==> flow/design.v <==
module Conv(
  clk,
  rst_n,
  image_valid,
  filter_valid,
  in_data,
  out_valid,
  out_data
);
input clk,rst_n,image_valid,filter_valid;
input [2:0] in_data;
output logic [8:0]out_data;
output logic out_valid;
logic [2:0] A,B,C,D,E,F,G,H,I;
logic [2:0] A1,A2,A3,A4,A5,A6,A7,A8,B1,B2,B3,B4,B5,B6,B7,B8,C1,C2,C3,C4,C5,C6,C7,C8,D1,D2,D3,D4,D5,D6,D7,D8,E1,E2,E3,E4,E5,E6,E7,E8,F1,F2,F3,F4,F5,F6,F7,F8,G1,G2,G3,G4,G5,G6,G7,G8,H1,H2,H3,H4,H5,H6,H7,H8;
logic [5:0] cntin;
logic [5:0] cnt_mul;
logic [3:0] cnt_out;
logic [8:0] CO1,CO2,CO3,CO4;
logic [8:0] CON1,CON2,CON3,CON4,CON5,CON6,CON7,CON8,CON9,CON10,CON11,CON12,CON13,CON14,CON15,CON16,CON17,CON18,CON19,CON20,CON21,CON22,CON23,CON24,CON25,CON26,CON27,CON28,CON29,CON30,CON31,CON32,CON33,CON34,CON35,CON36;
logic [2:0] i1,i2,i3,i4,i5,i6,i7,i8,i9;
logic [1:0] c_state, n_state;
logic [8:0] comp1,comp2,sol,temp_con;
parameter GET_dATA= 2'b00,MUL= 2'b01,OUT = 2'b10;
	assign comp1 = (CO1>CO2)? CO1 : CO2;
	assign comp2 = (CO3>CO4)? CO3 : CO4;
	assign sol = (comp1 >comp2)? comp1 : comp2;
always_ff @(posedge clk or negedge rst_n)
begin
	if (!rst_n) 
	begin
		out_data <= 0;
		out_valid <= 0 ;
		c_state <= 2'b00;
		cntin <=0;
		cnt_out<=0;
		cnt_mul<=0;
	end
    else        
	begin
	c_state <= n_state;
		case (c_state)
		  GET_dATA: 
			begin
				out_valid <= 0 ;
				out_data <=0;
				cnt_out<=0;
				if (filter_valid)
				begin
					A<=B;B<=C;C<=D;
					D<=E;E<=F;F<=G;
					G<=H;H<=I;I<=in_data;
				end
				else if (image_valid)
				begin
					cntin<=cntin+1;
					A1<=A2;A2<=A3;A3<=A4;A4<=A5;A5<=A6;A6<=A7;A7<=A8;A8<=B1;
					B1<=B2;B2<=B3;B3<=B4;B4<=B5;B5<=B6;B6<=B7;B7<=B8;B8<=C1;
					C1<=C2;C2<=C3;C3<=C4;C4<=C5;C5<=C6;C6<=C7;C7<=C8;C8<=D1;
					D1<=D2;D2<=D3;D3<=D4;D4<=D5;D5<=D6;D6<=D7;D7<=D8;D8<=E1;
					E1<=E2;E2<=E3;E3<=E4;E4<=E5;E5<=E6;E6<=E7;E7<=E8;E8<=F1;
					F1<=F2;F2<=F3;F3<=F4;F4<=F5;F5<=F6;F6<=F7;F7<=F8;F8<=G1;
					G1<=G2;G2<=G3;G3<=G4;G4<=G5;G5<=G6;G6<=G7;G7<=G8;G8<=H1;
					H1<=H2;H2<=H3;H3<=H4;H4<=H5;H5<=H6;H6<=H7;H7<=H8;H8<=in_data;
				end
			end
		  MUL: 
			begin
				cntin<=0;
				cnt_mul<=cnt_mul+1;
				CON1<=CON2;CON2<=CON3;CON3<=CON4;CON4<=CON5;CON5<=CON6;CON6<=CON7;CON7<=CON8;CON8<=CON9;CON9<=CON10;
				CON10<=CON11;CON11<=CON12;CON12<=CON13;CON13<=CON14;CON14<=CON15;CON15<=CON16;CON16<=CON17;CON17<=CON18;CON18<=CON19;CON19<=CON20;
				CON20<=CON21;CON21<=CON22;CON22<=CON23;CON23<=CON24;CON24<=CON25;CON25<=CON26;CON26<=CON27;CON27<=CON28;CON28<=CON29;CON29<=CON30;
				CON30<=CON31;CON31<=CON32;CON32<=CON33;CON33<=CON34;CON34<=CON35;CON35<=CON36;CON36<=temp_con;
				if (cnt_mul==0)begin
					i1<=A1;
					i2<=A2;i3<=A3;i4<=B1;i5<=B2;i6<=B3;i7<=C1;i8<=C2;i9<=C3;
				end
				else if(cnt_mul==1)begin
					i1<=A2;
					i2<=A3;i3<=A4;i4<=B2;i5<=B3;i6<=B4;i7<=C2;i8<=C3;i9<=C4;			
				end
				else if(cnt_mul==2)begin
					i1<=A3;
					i2<=A4;i3<=A5;i4<=B3;i5<=B4;i6<=B5;i7<=C3;i8<=C4;i9<=C5;				
				end
				else if(cnt_mul==3)begin
					i1<=A4;
					i2<=A5;i3<=A6;i4<=B4;i5<=B5;i6<=B6;i7<=C4;i8<=C5;i9<=C6;		
				end
				else if(cnt_mul==4)begin
					i1<=A5
					;i2<=A6;i3<=A7;i4<=B5;i5<=B6;i6<=B7;i7<=C5;i8<=C6;i9<=C7;					
				end
				else if(cnt_mul==5)begin
					i1<=A6;
					i2<=A7;i3<=A8;i4<=B6;i5<=B7;i6<=B8;i7<=C6;i8<=C7;i9<=C8;				
				end
				else if(cnt_mul==6)begin
					i1<=B1;
					i2<=B2;i3<=B3;i4<=C1;i5<=C2;i6<=C3;i7<=D1;i8<=D2;i9<=D3;
				end
				else if(cnt_mul==7)begin
					i1<=B2;
					i2<=B3;i3<=B4;i4<=C2;i5<=C3;i6<=C4;i7<=D2;i8<=D3;i9<=D4;			
				end
				else if(cnt_mul==8)begin
					i1<=B3;
					i2<=B4;i3<=B5;i4<=C3;i5<=C4;i6<=C5;i7<=D3;i8<=D4;i9<=D5;				
				end
				else if(cnt_mul==9)begin
					i1<=B4;
					i2<=B5;i3<=B6;i4<=C4;i5<=C5;i6<=C6;i7<=D4;i8<=D5;i9<=D6;		
				end
				else if(cnt_mul==10)begin
					i1<=B5;
					i2<=B6;i3<=B7;i4<=C5;i5<=C6;i6<=C7;i7<=D5;i8<=D6;i9<=D7;					
				end
				else if(cnt_mul==11)begin
					i1<=B6;
					i2<=B7;i3<=B8;i4<=C6;i5<=C7;i6<=C8;i7<=D6;i8<=D7;i9<=D8;						
				end
				else if(cnt_mul==12)begin
					i1<=C1;
					i2<=C2;i3<=C3;i4<=D1;i5<=D2;i6<=D3;i7<=E1;i8<=E2;i9<=E3;
				end
				else if(cnt_mul==13)begin
					i1<=C2;
					i2<=C3;i3<=C4;i4<=D2;i5<=D3;i6<=D4;i7<=E2;i8<=E3;i9<=E4;			
				end
				else if(cnt_mul==14)begin
					i1<=C3;
					i2<=C4;i3<=C5;i4<=D3;i5<=D4;i6<=D5;i7<=E3;i8<=E4;i9<=E5;				
				end
				else if(cnt_mul==15)begin
					i1<=C4;
					i2<=C5;i3<=C6;i4<=D4;i5<=D5;i6<=D6;i7<=E4;i8<=E5;i9<=E6;		
				end
				else if(cnt_mul==16)begin
					i1<=C5;
					i2<=C6;i3<=C7;i4<=D5;i5<=D6;i6<=D7;i7<=E5;i8<=E6;i9<=E7;					
				end
				else if(cnt_mul==17)begin
					i1<=C6;
					i2<=C7;i3<=C8;i4<=D6;i5<=D7;i6<=D8;i7<=E6;i8<=E7;i9<=E8;	
				end	
				else if (cnt_mul==18)begin
					i1<=D1;
					i2<=D2;i3<=D3;i4<=E1;i5<=E2;i6<=E3;i7<=F1;i8<=F2;i9<=F3;
				end
				else if(cnt_mul==19)begin
					i1<=D2;
					i2<=D3;i3<=D4;i4<=E2;i5<=E3;i6<=E4;i7<=F2;i8<=F3;i9<=F4;			
				end
				else if(cnt_mul==20)begin
					i1<=D3;
					i2<=D4;i3<=D5;i4<=E3;i5<=E4;i6<=E5;i7<=F3;i8<=F4;i9<=F5;				
				end
				else if(cnt_mul==21)begin
					i1<=D4;
					i2<=D5;i3<=D6;i4<=E4;i5<=E5;i6<=E6;i7<=F4;i8<=F5;i9<=F6;		
				end
				else if(cnt_mul==22)begin
					i1<=D5;
					i2<=D6;i3<=D7;i4<=E5;i5<=E6;i6<=E7;i7<=F5;i8<=F6;i9<=F7;					
				end
				else if(cnt_mul==23)begin
					i1<=D6;
					i2<=D7;i3<=D8;i4<=E6;i5<=E7;i6<=E8;i7<=F6;i8<=F7;i9<=F8;	
				end
				else if(cnt_mul==24)begin
					i1<=E1;
					i2<=E2;i3<=E3;i4<=F1;i5<=F2;i6<=F3;i7<=G1;i8<=G2;i9<=G3;
				end
				else if(cnt_mul==25)begin
					i1<=E2;
					i2<=E3;i3<=E4;i4<=F2;i5<=F3;i6<=F4;i7<=G2;i8<=G3;i9<=G4;			
				end
				else if(cnt_mul==26)begin
					i1<=E3;
					i2<=E4;i3<=E5;i4<=F3;i5<=F4;i6<=F5;i7<=G3;i8<=G4;i9<=G5;				
				end
				else if(cnt_mul==27)begin
					i1<=E4;
					i2<=E5;i3<=E6;i4<=F4;i5<=F5;i6<=F6;i7<=G4;i8<=G5;i9<=G6;		
				end
				else if(cnt_mul==28)begin
					i1<=E5;
					i2<=E6;i3<=E7;i4<=F5;i5<=F6;i6<=F7;i7<=G5;i8<=G6;i9<=G7;					
				end
				else if(cnt_mul==29)begin
					i1<=E6;
					i2<=E7;i3<=E8;i4<=F6;i5<=F7;i6<=F8;i7<=G6;i8<=G7;i9<=G8;	
				end	
				else if(cnt_mul==30)begin
					i1<=F1;
					i2<=F2;i3<=F3;i4<=G1;i5<=G2;i6<=G3;i7<=H1;i8<=H2;i9<=H3;
				end
				else if(cnt_mul==31)begin
					i1<=F2;
					i2<=F3;i3<=F4;i4<=G2;i5<=G3;i6<=G4;i7<=H2;i8<=H3;i9<=H4;			
				end
				else if(cnt_mul==32)begin
					i1<=F3;
					i2<=F4;i3<=F5;i4<=G3;i5<=G4;i6<=G5;i7<=H3;i8<=H4;i9<=H5;				
				end
				else if(cnt_mul==33)begin
					i1<=F4;
					i2<=F5;i3<=F6;i4<=G4;i5<=G5;i6<=G6;i7<=H4;i8<=H5;i9<=H6;		
				end
				else if(cnt_mul==34)begin
					i1<=F5;
					i2<=F6;i3<=F7;i4<=G5;i5<=G6;i6<=G7;i7<=H5;i8<=H6;i9<=H7;					
				end
				else if(cnt_mul==35)begin
					i1<=F6;
					i2<=F7;i3<=F8;i4<=G6;i5<=G7;i6<=G8;i7<=H6;i8<=H7;i9<=H8;	
				end
			end
		  OUT:
			begin
				cnt_mul<=0;
				cnt_out<=cnt_out+1;
				cntin <=0;
				CO1 <= CON1;CON1<=CON3;CON3<=CON5;CON5<=CON13;CON13<=CON15;CON15<=CON17;CON17<=CON25;CON25<=CON27;CON27<=CON29;
				CO2 <= CON2;CON2<=CON4;CON4<=CON6;CON6<=CON14;CON14<=CON16;CON16<=CON18;CON18<=CON26;CON26<=CON28;CON28<=CON30;
				CO3 <= CON7;CON7<=CON9;CON9<=CON11;CON11<=CON19;CON19<=CON21;CON21<=CON23;CON23<=CON31;CON31<=CON33;CON33<=CON35;
				CO4 <= CON8;CON8<=CON10;CON10<=CON12;CON12<=CON20;CON20<=CON22;CON22<=CON24;CON24<=CON32;CON32<=CON34;CON34<=CON36;
				if (cnt_out > 0 && cnt_out < 10)
				begin
					out_data<=sol;
					out_valid <= 1;
				end
			end
		endcase
    end
end	
always_comb      
begin
	n_state ='bx;
	case (c_state)
		GET_dATA: 
		    begin
			if (image_valid||filter_valid) 
				begin
				if(cntin==63) n_state = MUL;
				else n_state = GET_dATA;
				end 
			else 
				begin
				n_state = GET_dATA;
				end
			end
		MUL:
			begin
				if(cnt_mul==36)
				n_state = OUT;	
				else 
				n_state = MUL;
			end
		OUT:
			begin
			if (cnt_out == 9) n_state = GET_dATA;
			else n_state = OUT;
			end
	endcase
	temp_con = A*i1+B*i2+C*i3+D*i4+E*i5+F*i6+G*i7+H*i8+I*i9;
end
endmodule
==> From RTL to reports: Conv <==
Tool output for the design above, in the order of the flow.
Lines are those of the file above, counted from 1.
{ "setup": {"top": "Conv", "clock_port": "clk", "cell_library": "sky130hd", "corner": "tt_025C_1v80"} }

==> Word-level counts <==
Source: Yosys, flattened and elaborated, memories not mapped. Widths are those after wreduce. Registers that Yosys merges into a memory's read port (data or address) are not register bits. Print and check cells do not count.
{ "classes": {"equal": 43, "multipliers": 9, "n_shift": 0, "n_mux": 373, "addsub": 11, "logic": 1, "reduce_and_logical": 17, "div_mod_pow": 0, "compare": 5} }
{ "ops": {"columns": ["op", "count"], "rows": [
  ["two-way mux 3 bit", 324],
  ["case mux 9 bit (select 2 bit)", 33],
  ["multiplier 3 x 3 -> 6 bit", 9],
  ["equality test 6 x 5 -> 1 bit with constant B", 16],
  ["equality test 6 x 4 -> 1 bit with constant B", 8],
  ["adder 9 x 6 -> 9 bit", 5],
  ["nonzero test 36 bit", 1],
  ["equality test 6 bit with constant B", 6],
  ["two-way mux 9 bit", 4],
  ["> comparator 9 bit", 3],
  ["equality test 6 x 3 -> 1 bit with constant B", 4],
  ["case mux 6 bit (select 2 bit)", 2],
  ["adder 6 x 1 -> 6 bit with constant B", 2],
  ["equality test 6 x 2 -> 1 bit with constant B", 2],
  ["two-way mux 6 bit", 2],
  ["AND reduction 3 bit", 3],
  ["adder 8 x 6 -> 9 bit", 1],
  ["AND reduction 2 bit", 4],
  ["adder 7 x 6 -> 8 bit", 1],
  ["case mux 4 bit (select 2 bit)", 1],
  ["adder 6 x 6 -> 7 bit", 1],
  ["inequality test 2 bit with constant B", 3],
  ["nonzero test 2 bit", 3],
  ["equality test 6 x 1 -> 1 bit with constant B", 1],
  ["zero test 6 bit", 1],
  ["case mux 2 bit (select 3 bit)", 1],
  ["adder 4 x 1 -> 4 bit with constant B", 1],
  ["> comparator 4 x 1 -> 1 bit with constant B", 1]
]} }
Not listed: further kinds 13, cells in them 16.
{ "word_totals": {"memories": 0, "latchBits": 0, "rom_bits": 0, "clocked_rd_ports_x_width": 0, "ram_bits": 0, "register_bits": 634} }

==> Longest topological paths <==
Yosys ltp: most cells in a row. Word level: on the elaborated netlist, between registers, memories and ports. Mapped: between sequential cells and ports; inverters and the memories' decode and read muxes count.
{ "depth": {"ltp_word": 37, "ABC_AREA": 0, "depth_mapped": 20, "ltp_nobuf": 20} }

==> Mapped cells and area <==
Yosys stat after the flow's synthesis: flattened, memories mapped to cells. It holds for the ABC_AREA given above (unset counts as 0); a run with the other value may have another netlist.
{ "mapped": {"stdcells": 3086, "synth_area_um2": 36835.3, "flip_flops": 635} }
{ "types": {"columns": ["type", "count"], "rows": [
  ["sky130_fd_sc_hd__edfxtp_1", 606],
  ["sky130_fd_sc_hd__mux2_2", 289],
  ["sky130_fd_sc_hd__fa_1", 67],
  ["sky130_fd_sc_hd__ha_1", 83],
  ["sky130_fd_sc_hd__a221oi_1", 89],
  ["sky130_fd_sc_hd__o21ai_0", 143],
  ["sky130_fd_sc_hd__a21oi_1", 141],
  ["sky130_fd_sc_hd__dfrtp_1", 28],
  ["sky130_fd_sc_hd__nand2_1", 169],
  ["sky130_fd_sc_hd__o221ai_1", 67],
  ["sky130_fd_sc_hd__nor2_1", 156],
  ["sky130_fd_sc_hd__o22ai_1", 77],
  ["sky130_fd_sc_hd__clkbuf_1", 123],
  ["sky130_fd_sc_hd__inv_1", 115],
  ["sky130_fd_sc_hd__and2_1", 66],
  ["sky130_fd_sc_hd__buf_2", 72],
  ["sky130_fd_sc_hd__nand3_1", 71],
  ["sky130_fd_sc_hd__a221o_1", 31]
]} }
Not listed: further types 92, cells in them 693.

==> Path before layout <==
Source: OpenSTA report_checks on the synthesized netlist (no wires, ideal clock, input and output delay 20% of the period each), path of least setup slack; recovery checks are left aside. Register names are those of the netlist, which keeps one name where synthesis merged equal registers.
{ "synth_path": {"path_type": "in2reg", "from": "input port filter_valid", "to": "register A1[0]", "delay_ns": 8.870, "path_stages": 2, "input_delay_ns": 1.200, "t_arrival_ns": 9.323, "setup_slack_ns": -4.070, "t_first_pin_ns": 1.200, "period_ns": 6.0, "required_time_ns": 5.253, "synth_period_reached_ns": 10.07} }
"delay_ns" is the arrival time less input delay plus setup time.
"path_stages": output pins that drive a net of the path, with the launching flip-flop's if there is one; two outputs of one cell count as two.
"synth_period_reached_ns" = period - worst setup slack (recovery checks aside). The figure is calculated, with input and output delays left at 20% of the set period.
Between the ends stands the longest chain of elaborated cells between them, by number of cells; it is not shown to be the way that was timed. Of several equally long chains one is given.
Each line given opens the expression or statement behind the cell; cells for indexed reads and writes are added by Yosys, which also makes memories of some case tables.
{ "synth_between": {"path_cell_list": "sky130_fd_sc_hd__nand2b_1 -> sky130_fd_sc_hd__nor2_1", "elab_chain_cells": 2} }
{ "synth_lines": {"columns": ["item", "line_no", "text"], "rows": [
  ["start: declaration", 10, "input clk,rst_n,image_valid,filter_valid;"],
  ["inverter 1 bit", null, null],
  ["AND reduction 4 bit", null, null],
  ["end: assignment", 57, "A1<=A2;A2<=A3;A3<=A4;A4<=A5;A5<=A6;A6<=A7;A7<=A8;A8<=B1;"],
  ["end: declaration", 15, "logic [2:0] A1,A2,A3,A4,A5,A6,A7,A8,B1,B2,B3,B4,B5,B6,B7,B8,C1,C2,C3,C4,C5,C6,C7,C8,D1,D2,D3,D4,D5,D6,D7,D8,E1 ..."]
]} }

==> Path in the finished layout <==
From the final timing report of stored run 1: the path of least setup slack in the routed layout; clock arrival at registers is part of the times.
{ "layout_path": {"path_type": "reg2reg", "from": "register C[2]", "to": "register CON36[8]", "t_arrival_ns": 5.89, "setup_slack_ns": 0.10, "t_first_pin_ns": 0.69, "required_time_ns": 6.00, "period_ns": 5.6, "path_stages": 18} }
Between the ends stands the longest chain of elaborated cells between them, by number of cells; it is not shown to be the way that was timed. Of several equally long chains one is given.
{ "layout_between": {"path_cell_list": "sky130_fd_sc_hd__edfxtp_1 -> sky130_fd_sc_hd__buf_6 -> sky130_fd_sc_hd__and2_4 -> sky130_fd_sc_hd__ha_1 -> sky130_fd_sc_hd__inv_2 -> sky130_fd_sc_hd__fa_1 -> sky130_fd_sc_hd__fa_1 -> sky130_fd_sc_hd__fa_1 -> sky130_fd_sc_hd__fa_1 -> sky130_fd_sc_hd__fa_1 -> sky130_fd_sc_hd__inv_2 -> sky130_fd_sc_hd__fa_2 -> sky130_fd_sc_hd__fa_2 -> sky130_fd_sc_hd__a21o_1 -> sky130_fd_sc_hd__a21oi_2 -> sky130_fd_sc_hd__o21bai_1 -> sky130_fd_sc_hd__a21oi_1 -> sky130_fd_sc_hd__xor2_1", "elab_chain_cells": 8} }
{ "layout_lines": {"columns": ["item", "line_no", "text"], "rows": [
  ["start: declaration", 14, "logic [2:0] A,B,C,D,E,F,G,H,I;"],
  ["start: assignment", 50, "A<=B;B<=C;C<=D;"],
  ["multiplier 3 x 3 -> 6 bit", 267, "temp_con = A*i1+B*i2+C*i3+D*i4+E*i5+F*i6+G*i7+H*i8+I*i9;"],
  ["adder 7 x 6 -> 8 bit", 267, null],
  ["adder 8 x 6 -> 9 bit", 267, null],
  ["adder 9 x 6 -> 9 bit x5", 267, null],
  ["end: assignment", 74, "CON30<=CON31;CON31<=CON32;CON32<=CON33;CON33<=CON34;CON34<=CON35;CON35<=CON36;CON36<=temp_con;"],
  ["end: declaration", 20, "logic [8:0] CON1,CON2,CON3,CON4,CON5,CON6,CON7,CON8,CON9,CON10,CON11,CON12,CON13,CON14,CON15,CON16,CON17,CON18 ..."]
]} }

--- measured runs ---
Module Conv, platform sky130hd: 4 stored runs of the flow (Yosys, OpenROAD) with differing settings, in no particular order. Input and output delays are each 20% of the period that was set; the output load is 0.01 pF.
"period_reached_ns" means the clock period less the worst setup slack. The figure is calculated, with input and output delays left at 20% of the set period.
"design_power_uw": no workload was simulated; the value follows from the tool's default switching activity.

Stored run 1
==> flow/run.sh <==
#!/bin/bash
# the make line also repeats the synthesis and layout settings of config.mk as NAME=value (left out here)
make -C /OpenROAD-flow-scripts/flow DESIGN_CONFIG=/design/flow/config.mk WORK_HOME=/design/flow/orfs CLKGATE_MAP_FILE= finish
==> flow/config.mk <==
export PLATFORM = sky130hd
export DESIGN_NAME = Conv
export DESIGN_NICKNAME = Conv
export VERILOG_FILES = /design/flow/design.v
export SDC_FILE = /design/flow/constraint.sdc
export NUM_CORES = 4
export LEC_CHECK = 0
export ABC_AREA = 0
export CAP_MARGIN = 20
export CELL_PAD_IN_SITES_GLOBAL_PLACEMENT = 2
export CORE_ASPECT_RATIO = 0.65
export CORE_MARGIN = 2
export CORE_UTILIZATION = 19
export GPL_ROUTABILITY_DRIVEN = 0
export PLACE_DENSITY_LB_ADDON = 0.2
export SLEW_MARGIN = 20
export TNS_END_PERCENT = 65
==> flow/constraint.sdc <==
create_clock -name core_clock -period 5.6 [get_ports {clk}]
set_input_delay 1.1200 -clock core_clock [delete_from_list [all_inputs] [get_ports {clk}]]
set_output_delay 1.1200 -clock core_clock [all_outputs]
set_load 0.01 [all_outputs]

==> results of stored run 1, as JSON <==
{
  "fin_ws_ns": 0.103,
  "design_power_uw": 11166,
  "design.die.area_um2": 197490.0,
  "yosys.chip_area_um2": 36835.3,
  "period_reached_ns": 5.497,
  "total_negative_slack_ns": 0.000,
  "finalUtil_frac": 0.226
}

Stored run 2
==> flow/run.sh <==
#!/bin/bash
# the make line also repeats the synthesis and layout settings of config.mk as NAME=value (left out here)
make -C /OpenROAD-flow-scripts/flow DESIGN_CONFIG=/design/flow/config.mk WORK_HOME=/design/flow/orfs CLKGATE_MAP_FILE= finish
==> flow/config.mk <==
export PLATFORM = sky130hd
export DESIGN_NAME = Conv
export DESIGN_NICKNAME = Conv
export VERILOG_FILES = /design/flow/design.v
export SDC_FILE = /design/flow/constraint.sdc
export NUM_CORES = 4
export LEC_CHECK = 0
export ABC_AREA = 1
export CAP_MARGIN = 20
export CELL_PAD_IN_SITES_DETAIL_PLACEMENT = 1
export CELL_PAD_IN_SITES_GLOBAL_PLACEMENT = 2
export CORE_ASPECT_RATIO = 1.05
export CORE_MARGIN = 8
export CORE_UTILIZATION = 40
export CTS_CLUSTER_DIAMETER = 42
export CTS_CLUSTER_SIZE = 47
export GPL_ROUTABILITY_DRIVEN = 0
export MIN_ROUTING_LAYER = met1
export PLACE_DENSITY_LB_ADDON = 0.28
export SETUP_SLACK_MARGIN = 0.24
export SLEW_MARGIN = 0
==> flow/constraint.sdc <==
create_clock -name core_clock -period 6.0 [get_ports {clk}]
set_input_delay 1.2000 -clock core_clock [delete_from_list [all_inputs] [get_ports {clk}]]
set_output_delay 1.2000 -clock core_clock [all_outputs]
set_load 0.01 [all_outputs]

==> results of stored run 2, as JSON <==
{
  "fin_ws_ns": 0.519,
  "design_power_uw": 12379,
  "design.die.area_um2": 101596.0,
  "yosys.chip_area_um2": 36660.2,
  "period_reached_ns": 5.481,
  "total_negative_slack_ns": 0.000,
  "finalUtil_frac": 0.464
}

Stored run 3
==> flow/run.sh <==
#!/bin/bash
# the make line also repeats the synthesis and layout settings of config.mk as NAME=value (left out here)
make -C /OpenROAD-flow-scripts/flow DESIGN_CONFIG=/design/flow/config.mk WORK_HOME=/design/flow/orfs CLKGATE_MAP_FILE= finish
==> flow/config.mk <==
export PLATFORM = sky130hd
export DESIGN_NAME = Conv
export DESIGN_NICKNAME = Conv
export VERILOG_FILES = /design/flow/design.v
export SDC_FILE = /design/flow/constraint.sdc
export NUM_CORES = 4
export LEC_CHECK = 0
export CAP_MARGIN = 20
export CELL_PAD_IN_SITES_DETAIL_PLACEMENT = 1
export CORE_ASPECT_RATIO = 0.74
export CORE_MARGIN = 2
export CORE_UTILIZATION = 33
export CTS_CLUSTER_DIAMETER = 42
export CTS_CLUSTER_SIZE = 62
export MAX_ROUTING_LAYER = met5
export PLACE_DENSITY_LB_ADDON = 0.08
export SETUP_SLACK_MARGIN = 0.19
export SLEW_MARGIN = 20
==> flow/constraint.sdc <==
create_clock -name core_clock -period 4.0 [get_ports {clk}]
set_input_delay 0.8000 -clock core_clock [delete_from_list [all_inputs] [get_ports {clk}]]
set_output_delay 0.8000 -clock core_clock [all_outputs]
set_load 0.01 [all_outputs]

==> results of stored run 3, as JSON <==
{
  "fin_ws_ns": -1.451,
  "design_power_uw": 16939,
  "design.die.area_um2": 114341.0,
  "yosys.chip_area_um2": 36835.3,
  "period_reached_ns": 5.451,
  "total_negative_slack_ns": -8.247,
  "finalUtil_frac": 0.411
}

Stored run 4
==> flow/run.sh <==
#!/bin/bash
# the make line also repeats the synthesis and layout settings of config.mk as NAME=value (left out here)
make -C /OpenROAD-flow-scripts/flow DESIGN_CONFIG=/design/flow/config.mk WORK_HOME=/design/flow/orfs CLKGATE_MAP_FILE= finish
==> flow/config.mk <==
export PLATFORM = sky130hd
export DESIGN_NAME = Conv
export DESIGN_NICKNAME = Conv
export VERILOG_FILES = /design/flow/design.v
export SDC_FILE = /design/flow/constraint.sdc
export NUM_CORES = 4
export LEC_CHECK = 0
export CAP_MARGIN = 20
export CORE_MARGIN = 2
export CORE_UTILIZATION = 16
export SLEW_MARGIN = 20
==> flow/constraint.sdc <==
create_clock -name core_clock -period 5.63 [get_ports {clk}]
set_input_delay 1.1260 -clock core_clock [delete_from_list [all_inputs] [get_ports {clk}]]
set_output_delay 1.1260 -clock core_clock [all_outputs]
set_load 0.01 [all_outputs]

==> results of stored run 4, as JSON <==
{
  "fin_ws_ns": 0.260,
  "design_power_uw": 10470,
  "design.die.area_um2": 234077.0,
  "yosys.chip_area_um2": 36835.3,
  "period_reached_ns": 5.370,
  "total_negative_slack_ns": 0.000,
  "finalUtil_frac": 0.187
}
--- end ---
